==> flow/design.v <==
module fft_4pt #(
    parameter DATA_WIDTH = 16
) (
    input clk,
    input rst_n,
    input data_valid_in,
    input  signed [DATA_WIDTH-1:0] x0_r,
    input  signed [DATA_WIDTH-1:0] x0_i,
    input  signed [DATA_WIDTH-1:0] x1_r,
    input  signed [DATA_WIDTH-1:0] x1_i,
    input  signed [DATA_WIDTH-1:0] x2_r,
    input  signed [DATA_WIDTH-1:0] x2_i,
    input  signed [DATA_WIDTH-1:0] x3_r,
    input  signed [DATA_WIDTH-1:0] x3_i,
    output data_valid_out,
    output signed [DATA_WIDTH+1:0] X0_r,
    output signed [DATA_WIDTH+1:0] X0_i,
    output signed [DATA_WIDTH+1:0] X1_r,
    output signed [DATA_WIDTH+1:0] X1_i,
    output signed [DATA_WIDTH+1:0] X2_r,
    output signed [DATA_WIDTH+1:0] X2_i,
    output signed [DATA_WIDTH+1:0] X3_r,
    output signed [DATA_WIDTH+1:0] X3_i
);
    localparam S1_WIDTH = DATA_WIDTH + 1;
    localparam S2_WIDTH = DATA_WIDTH + 2;
    reg signed [DATA_WIDTH-1:0] x0_r_reg, x0_i_reg;
    reg signed [DATA_WIDTH-1:0] x2_r_reg, x2_i_reg;
    reg signed [DATA_WIDTH-1:0] x1_r_reg, x1_i_reg;
    reg signed [DATA_WIDTH-1:0] x3_r_reg, x3_i_reg;
    reg valid_s0;
    always @(posedge clk or negedge rst_n) begin
        if (!rst_n) begin
            x0_r_reg <= 0; x0_i_reg <= 0;
            x2_r_reg <= 0; x2_i_reg <= 0;
            x1_r_reg <= 0; x1_i_reg <= 0;
            x3_r_reg <= 0; x3_i_reg <= 0;
            valid_s0 <= 1'b0;
        end else begin
            x0_r_reg <= x0_r; x0_i_reg <= x0_i;
            x2_r_reg <= x2_r; x2_i_reg <= x2_i;
            x1_r_reg <= x1_r; x1_i_reg <= x1_i;
            x3_r_reg <= x3_r; x3_i_reg <= x3_i;
            valid_s0 <= data_valid_in;
        end
    end
    wire signed [S1_WIDTH-1:0] A_r, A_i, B_r, B_i;
    wire signed [S1_WIDTH-1:0] C_r, C_i, D_r, D_i;
    assign A_r = x0_r_reg + x2_r_reg;
    assign A_i = x0_i_reg + x2_i_reg;
    assign B_r = x0_r_reg - x2_r_reg;
    assign B_i = x0_i_reg - x2_i_reg;
    assign C_r = x1_r_reg + x3_r_reg;
    assign C_i = x1_i_reg + x3_i_reg;
    assign D_r = x1_r_reg - x3_r_reg;
    assign D_i = x1_i_reg - x3_i_reg;
    reg signed [S1_WIDTH-1:0] A_r_reg, A_i_reg, B_r_reg, B_i_reg;
    reg signed [S1_WIDTH-1:0] C_r_reg, C_i_reg, D_r_reg, D_i_reg;
    reg valid_s1;
    always @(posedge clk or negedge rst_n) begin
        if (!rst_n) begin
            A_r_reg <= 0; A_i_reg <= 0;
            B_r_reg <= 0; B_i_reg <= 0;
            C_r_reg <= 0; C_i_reg <= 0;
            D_r_reg <= 0; D_i_reg <= 0;
            valid_s1 <= 1'b0;
        end else begin
            A_r_reg <= A_r; A_i_reg <= A_i;
            B_r_reg <= B_r; B_i_reg <= B_i;
            C_r_reg <= C_r; C_i_reg <= C_i;
            D_r_reg <= D_r; D_i_reg <= D_i;
            valid_s1 <= valid_s0;
        end
    end
    wire signed [S2_WIDTH-1:0] X0_r_w, X0_i_w;
    wire signed [S2_WIDTH-1:0] X1_r_w, X1_i_w;
    wire signed [S2_WIDTH-1:0] X2_r_w, X2_i_w;
    wire signed [S2_WIDTH-1:0] X3_r_w, X3_i_w;
    assign X0_r_w = A_r_reg + C_r_reg;
    assign X0_i_w = A_i_reg + C_i_reg;
    assign X1_r_w = B_r_reg + D_i_reg;
    assign X1_i_w = B_i_reg - D_r_reg;
    assign X2_r_w = A_r_reg - C_r_reg;
    assign X2_i_w = A_i_reg - C_i_reg;
    assign X3_r_w = B_r_reg - D_i_reg;
    assign X3_i_w = B_i_reg + D_r_reg;
    reg signed [S2_WIDTH-1:0] X0_r_reg, X0_i_reg;
    reg signed [S2_WIDTH-1:0] X1_r_reg, X1_i_reg;
    reg signed [S2_WIDTH-1:0] X2_r_reg, X2_i_reg;
    reg signed [S2_WIDTH-1:0] X3_r_reg, X3_i_reg;
    reg valid_s2;
    always @(posedge clk or negedge rst_n) begin
        if (!rst_n) begin
            X0_r_reg <= 0; X0_i_reg <= 0;
            X1_r_reg <= 0; X1_i_reg <= 0;
            X2_r_reg <= 0; X2_i_reg <= 0;
            X3_r_reg <= 0; X3_i_reg <= 0;
            valid_s2 <= 1'b0;
        end else begin
            X0_r_reg <= X0_r_w; X0_i_reg <= X0_i_w;
            X1_r_reg <= X1_r_w; X1_i_reg <= X1_i_w;
            X2_r_reg <= X2_r_w; X2_i_reg <= X2_i_w;
            X3_r_reg <= X3_r_w; X3_i_reg <= X3_i_w;
            valid_s2 <= valid_s1;
        end
    end
    assign X0_r = X0_r_reg;
    assign X0_i = X0_i_reg;
    assign X1_r = X1_r_reg;
    assign X1_i = X1_i_reg;
    assign X2_r = X2_r_reg;
    assign X2_i = X2_i_reg;
    assign X3_r = X3_r_reg;
    assign X3_i = X3_i_reg;
    assign data_valid_out = valid_s2;
endmodule
# Reports on fft_4pt
# What the tools print for fft_4pt, step after step.
# Lines are those of the file above, counted from 1.
# Operators carry their Yosys type and port widths (W data, S select, Z words).
# Library cell names are shortened.
# Not given: -
# setup
top	fft_4pt
clk_port	clk
library	sky130hd
corner	tt_025C_1v80

# After elaboration
# Counts by Yosys on the flattened word-level netlist (proc, flatten, opt, wreduce; memories kept). Register bits leave out memories and registers merged into their read ports (data or address); mux counts leave out enables and synchronous resets folded into registers. Print and check cells are left out. Cells with the same type and inputs are merged into one.
# classes
addsub	16
# ops
operator	n
$add A17 B17 Y18	4
$sub A17 B17 Y18	4
$add A16 B16 Y17	4
$sub A16 B16 Y17	4
# word_totals
output_inout_bits	145
wordCells	43
ff_bits	411

# Longest topological paths
# Depth = most cells in a row (Yosys ltp): at word level without a register or memory, in the mapped netlist without a sequential cell, where the memories' decode and read muxes count.
# depth
word_depth	1
abc_area	1
depth_mapped	14
ltp_nobuf	13

# Mapped cells and area
# Yosys stat after the flow's synthesis: flattened, memories mapped to cells. It holds for the ABC_AREA given above (unset counts as 0); a run with the other value may have another netlist.
# by_type
cell	n	type_area_um2
dfrtp_1	403	1.01E+04
ha_1	264	3.3E+03
nand2_1	865	3.25E+03
inv_1	417	1.57E+03
nand3_1	253	1.27E+03
nor2_1	286	1073.53
xor2_1	108	945.907
a21oi_1	185	925.888
fa_1	16	320.307
buf_2	63	315.302
o21ai_0	63	315.302
xnor2_1	32	280.269
o21bai_1	34	255.245
inv_2	65	243.984
nor2_2	33	206.448
buf_4	27	202.694
o21ai_1	38	190.182
a21oi_2	15	131.376
# Other cell types: 15; their cells: 109.
# mapped
n_buf	93
cell_count	3276
mapped_area_mm2	0.0256058
ff_cells	403

# Path before layout
# Source: OpenSTA report_checks on the synthesized netlist (no wires, ideal clock, input and output delay 20% of the period each), path of least setup slack; recovery checks are left aside. Register names are those of the netlist, which keeps one name where synthesis merged equal registers.
# synth_timing
kind	register to register
from	register B_i_reg[0]
to	register X1_i_reg[16]
setup_ns	0.117
required_time_ns	2.883
path_slack_ns	1.273
clock_period_ns	3.0
stages	13
launch_ns	0.000
path_delay_ns	1.728
arrival_ns	1.611
synth_period_reached_ns	1.727
# "path_delay_ns" is the arrival time less input delay plus setup time.
# "stages" counts driving pins, that of a launching flip-flop among them; a cell with two outputs on the path counts twice.
# "synth_period_reached_ns" = period - worst setup slack (recovery checks aside). The figure is calculated, with input and output delays left at 20% of the set period.
# The rows between start and end are the longest chain of elaborated cells between them; the timing report does not say that the signal goes this way. Where chains are equally long, one stands for them.
# Each line given opens the expression or statement behind the cell; cells for indexed reads and writes are added by Yosys, which also makes memories of some case tables.
# synth_between
path_cell_list	dfrtp_1 -> inv_1 -> ha_1 -> inv_1 -> fa_1 -> nand2_1 -> nand3_1 -> nand3_1 -> nand2_1 -> nand3_1 -> nand2_1 -> nand2_1 -> nand2_1
elab_chain_cells	1
cone_cells	1
cone_lines	1
classes_between	1 x add/sub
# synth_lines
item	line	source
from (decl)	57	reg signed [S1_WIDTH-1:0] A_r_reg, A_i_reg, B_r_reg, B_i_reg;
from (assign)	63	B_r_reg <= 0; B_i_reg <= 0;
from (assign)	69	B_r_reg <= B_r; B_i_reg <= B_i;
$sub A17 B17 Y18	82	assign X1_i_w = B_i_reg - D_r_reg;
to (assign)	95	X1_r_reg <= 0; X1_i_reg <= 0;
to (assign)	101	X1_r_reg <= X1_r_w; X1_i_reg <= X1_i_w;
to (decl)	88	reg signed [S2_WIDTH-1:0] X1_r_reg, X1_i_reg;

# Path in the finished layout
# From the final timing report of record 1: the path of least setup slack in the routed layout; clock arrival at registers is part of the times.
# layout_timing
kind	register to output
from	register X3_i_reg[1]
to	output X3_i[1]
out_delay_ns	0.60
stages	2
clock_period_ns	3.0
arrival_ns	1.60
required_time_ns	2.40
launch_ns	0.59
path_slack_ns	0.80
# layout_between
path_cell_list	dfrtp_1 -> clkdlybuf4s50_1
elab_chain_cells	0
cone_cells	0
cone_lines	0
# layout_lines
item	line	source
from (decl)	90	reg signed [S2_WIDTH-1:0] X3_r_reg, X3_i_reg;
from (assign)	97	X3_r_reg <= 0; X3_i_reg <= 0;
from (assign)	103	X3_r_reg <= X3_r_w; X3_i_reg <= X3_i_w;
to (decl)	23	output signed [DATA_WIDTH+1:0] X3_i

# Module fft_4pt, platform sky130hd: 3 stored runs of the flow (Yosys, OpenROAD) with differing settings, in no particular order. Input and output delays are each 20% of the period that was set; the output load is 0.01 pF.
# "achieved_period_ns" is the run's clock period less its worst setup slack. It is reckoned from that one timing run; input and output delays stay at 20% of the period that was set.
# By "worstPathTime_ns" is meant the share of the clock period that the worst setup path is allowed (20% is reserved at inputs, 20% at outputs), minus its slack. Clock arrival times at its registers enter into it.
# "total_power_w" is the tool's figure for a default switching activity; nothing was simulated.
# Among the settings, n/a means not set for that run.
run	ABC_AREA	CAP_MARGIN	CORE_UTILIZATION	PLACE_DENSITY_LB_ADDON	SLEW_MARGIN	TNS_END_PERCENT	period_ns	CORE_MARGIN	CTS_CLUSTER_DIAMETER	GPL_ROUTABILITY_DRIVEN	GPL_TIMING_DRIVEN	MIN_ROUTING_LAYER	SETUP_SLACK_MARGIN	CELL_PAD_IN_SITES_DETAIL_PLACEMENT	MAX_ROUTING_LAYER	worstPathTime_ns	path_kind	ys_area_mm2	die_area_mm2	total_negative_slack_ns	fin_ws_ns	total_power_w	finish.stdcell_area_mm2	achieved_period_ns
record 1	1	25	63	0.15	35	75	3.0	2	n/a	n/a	n/a	n/a	n/a	n/a	n/a	1.60	register to output	0.0256058	0.0422734	0.000	0.805	0.024262	0.0301789	2.195
record 2	n/a	20	53	0.02	20	n/a	2.19	2	145	0	0	met2	0.27	n/a	n/a	2.56	register to register	0.0235025	0.0460446	-16.401	-0.369	0.03849	0.0347734	2.559
record 3	0	40	34	0.27	20	n/a	4.86	9	n/a	n/a	0	met1	n/a	0	met4	3.06	register to register	0.0235025	0.0789132	0.000	1.800	0.014911	0.0291867	3.060
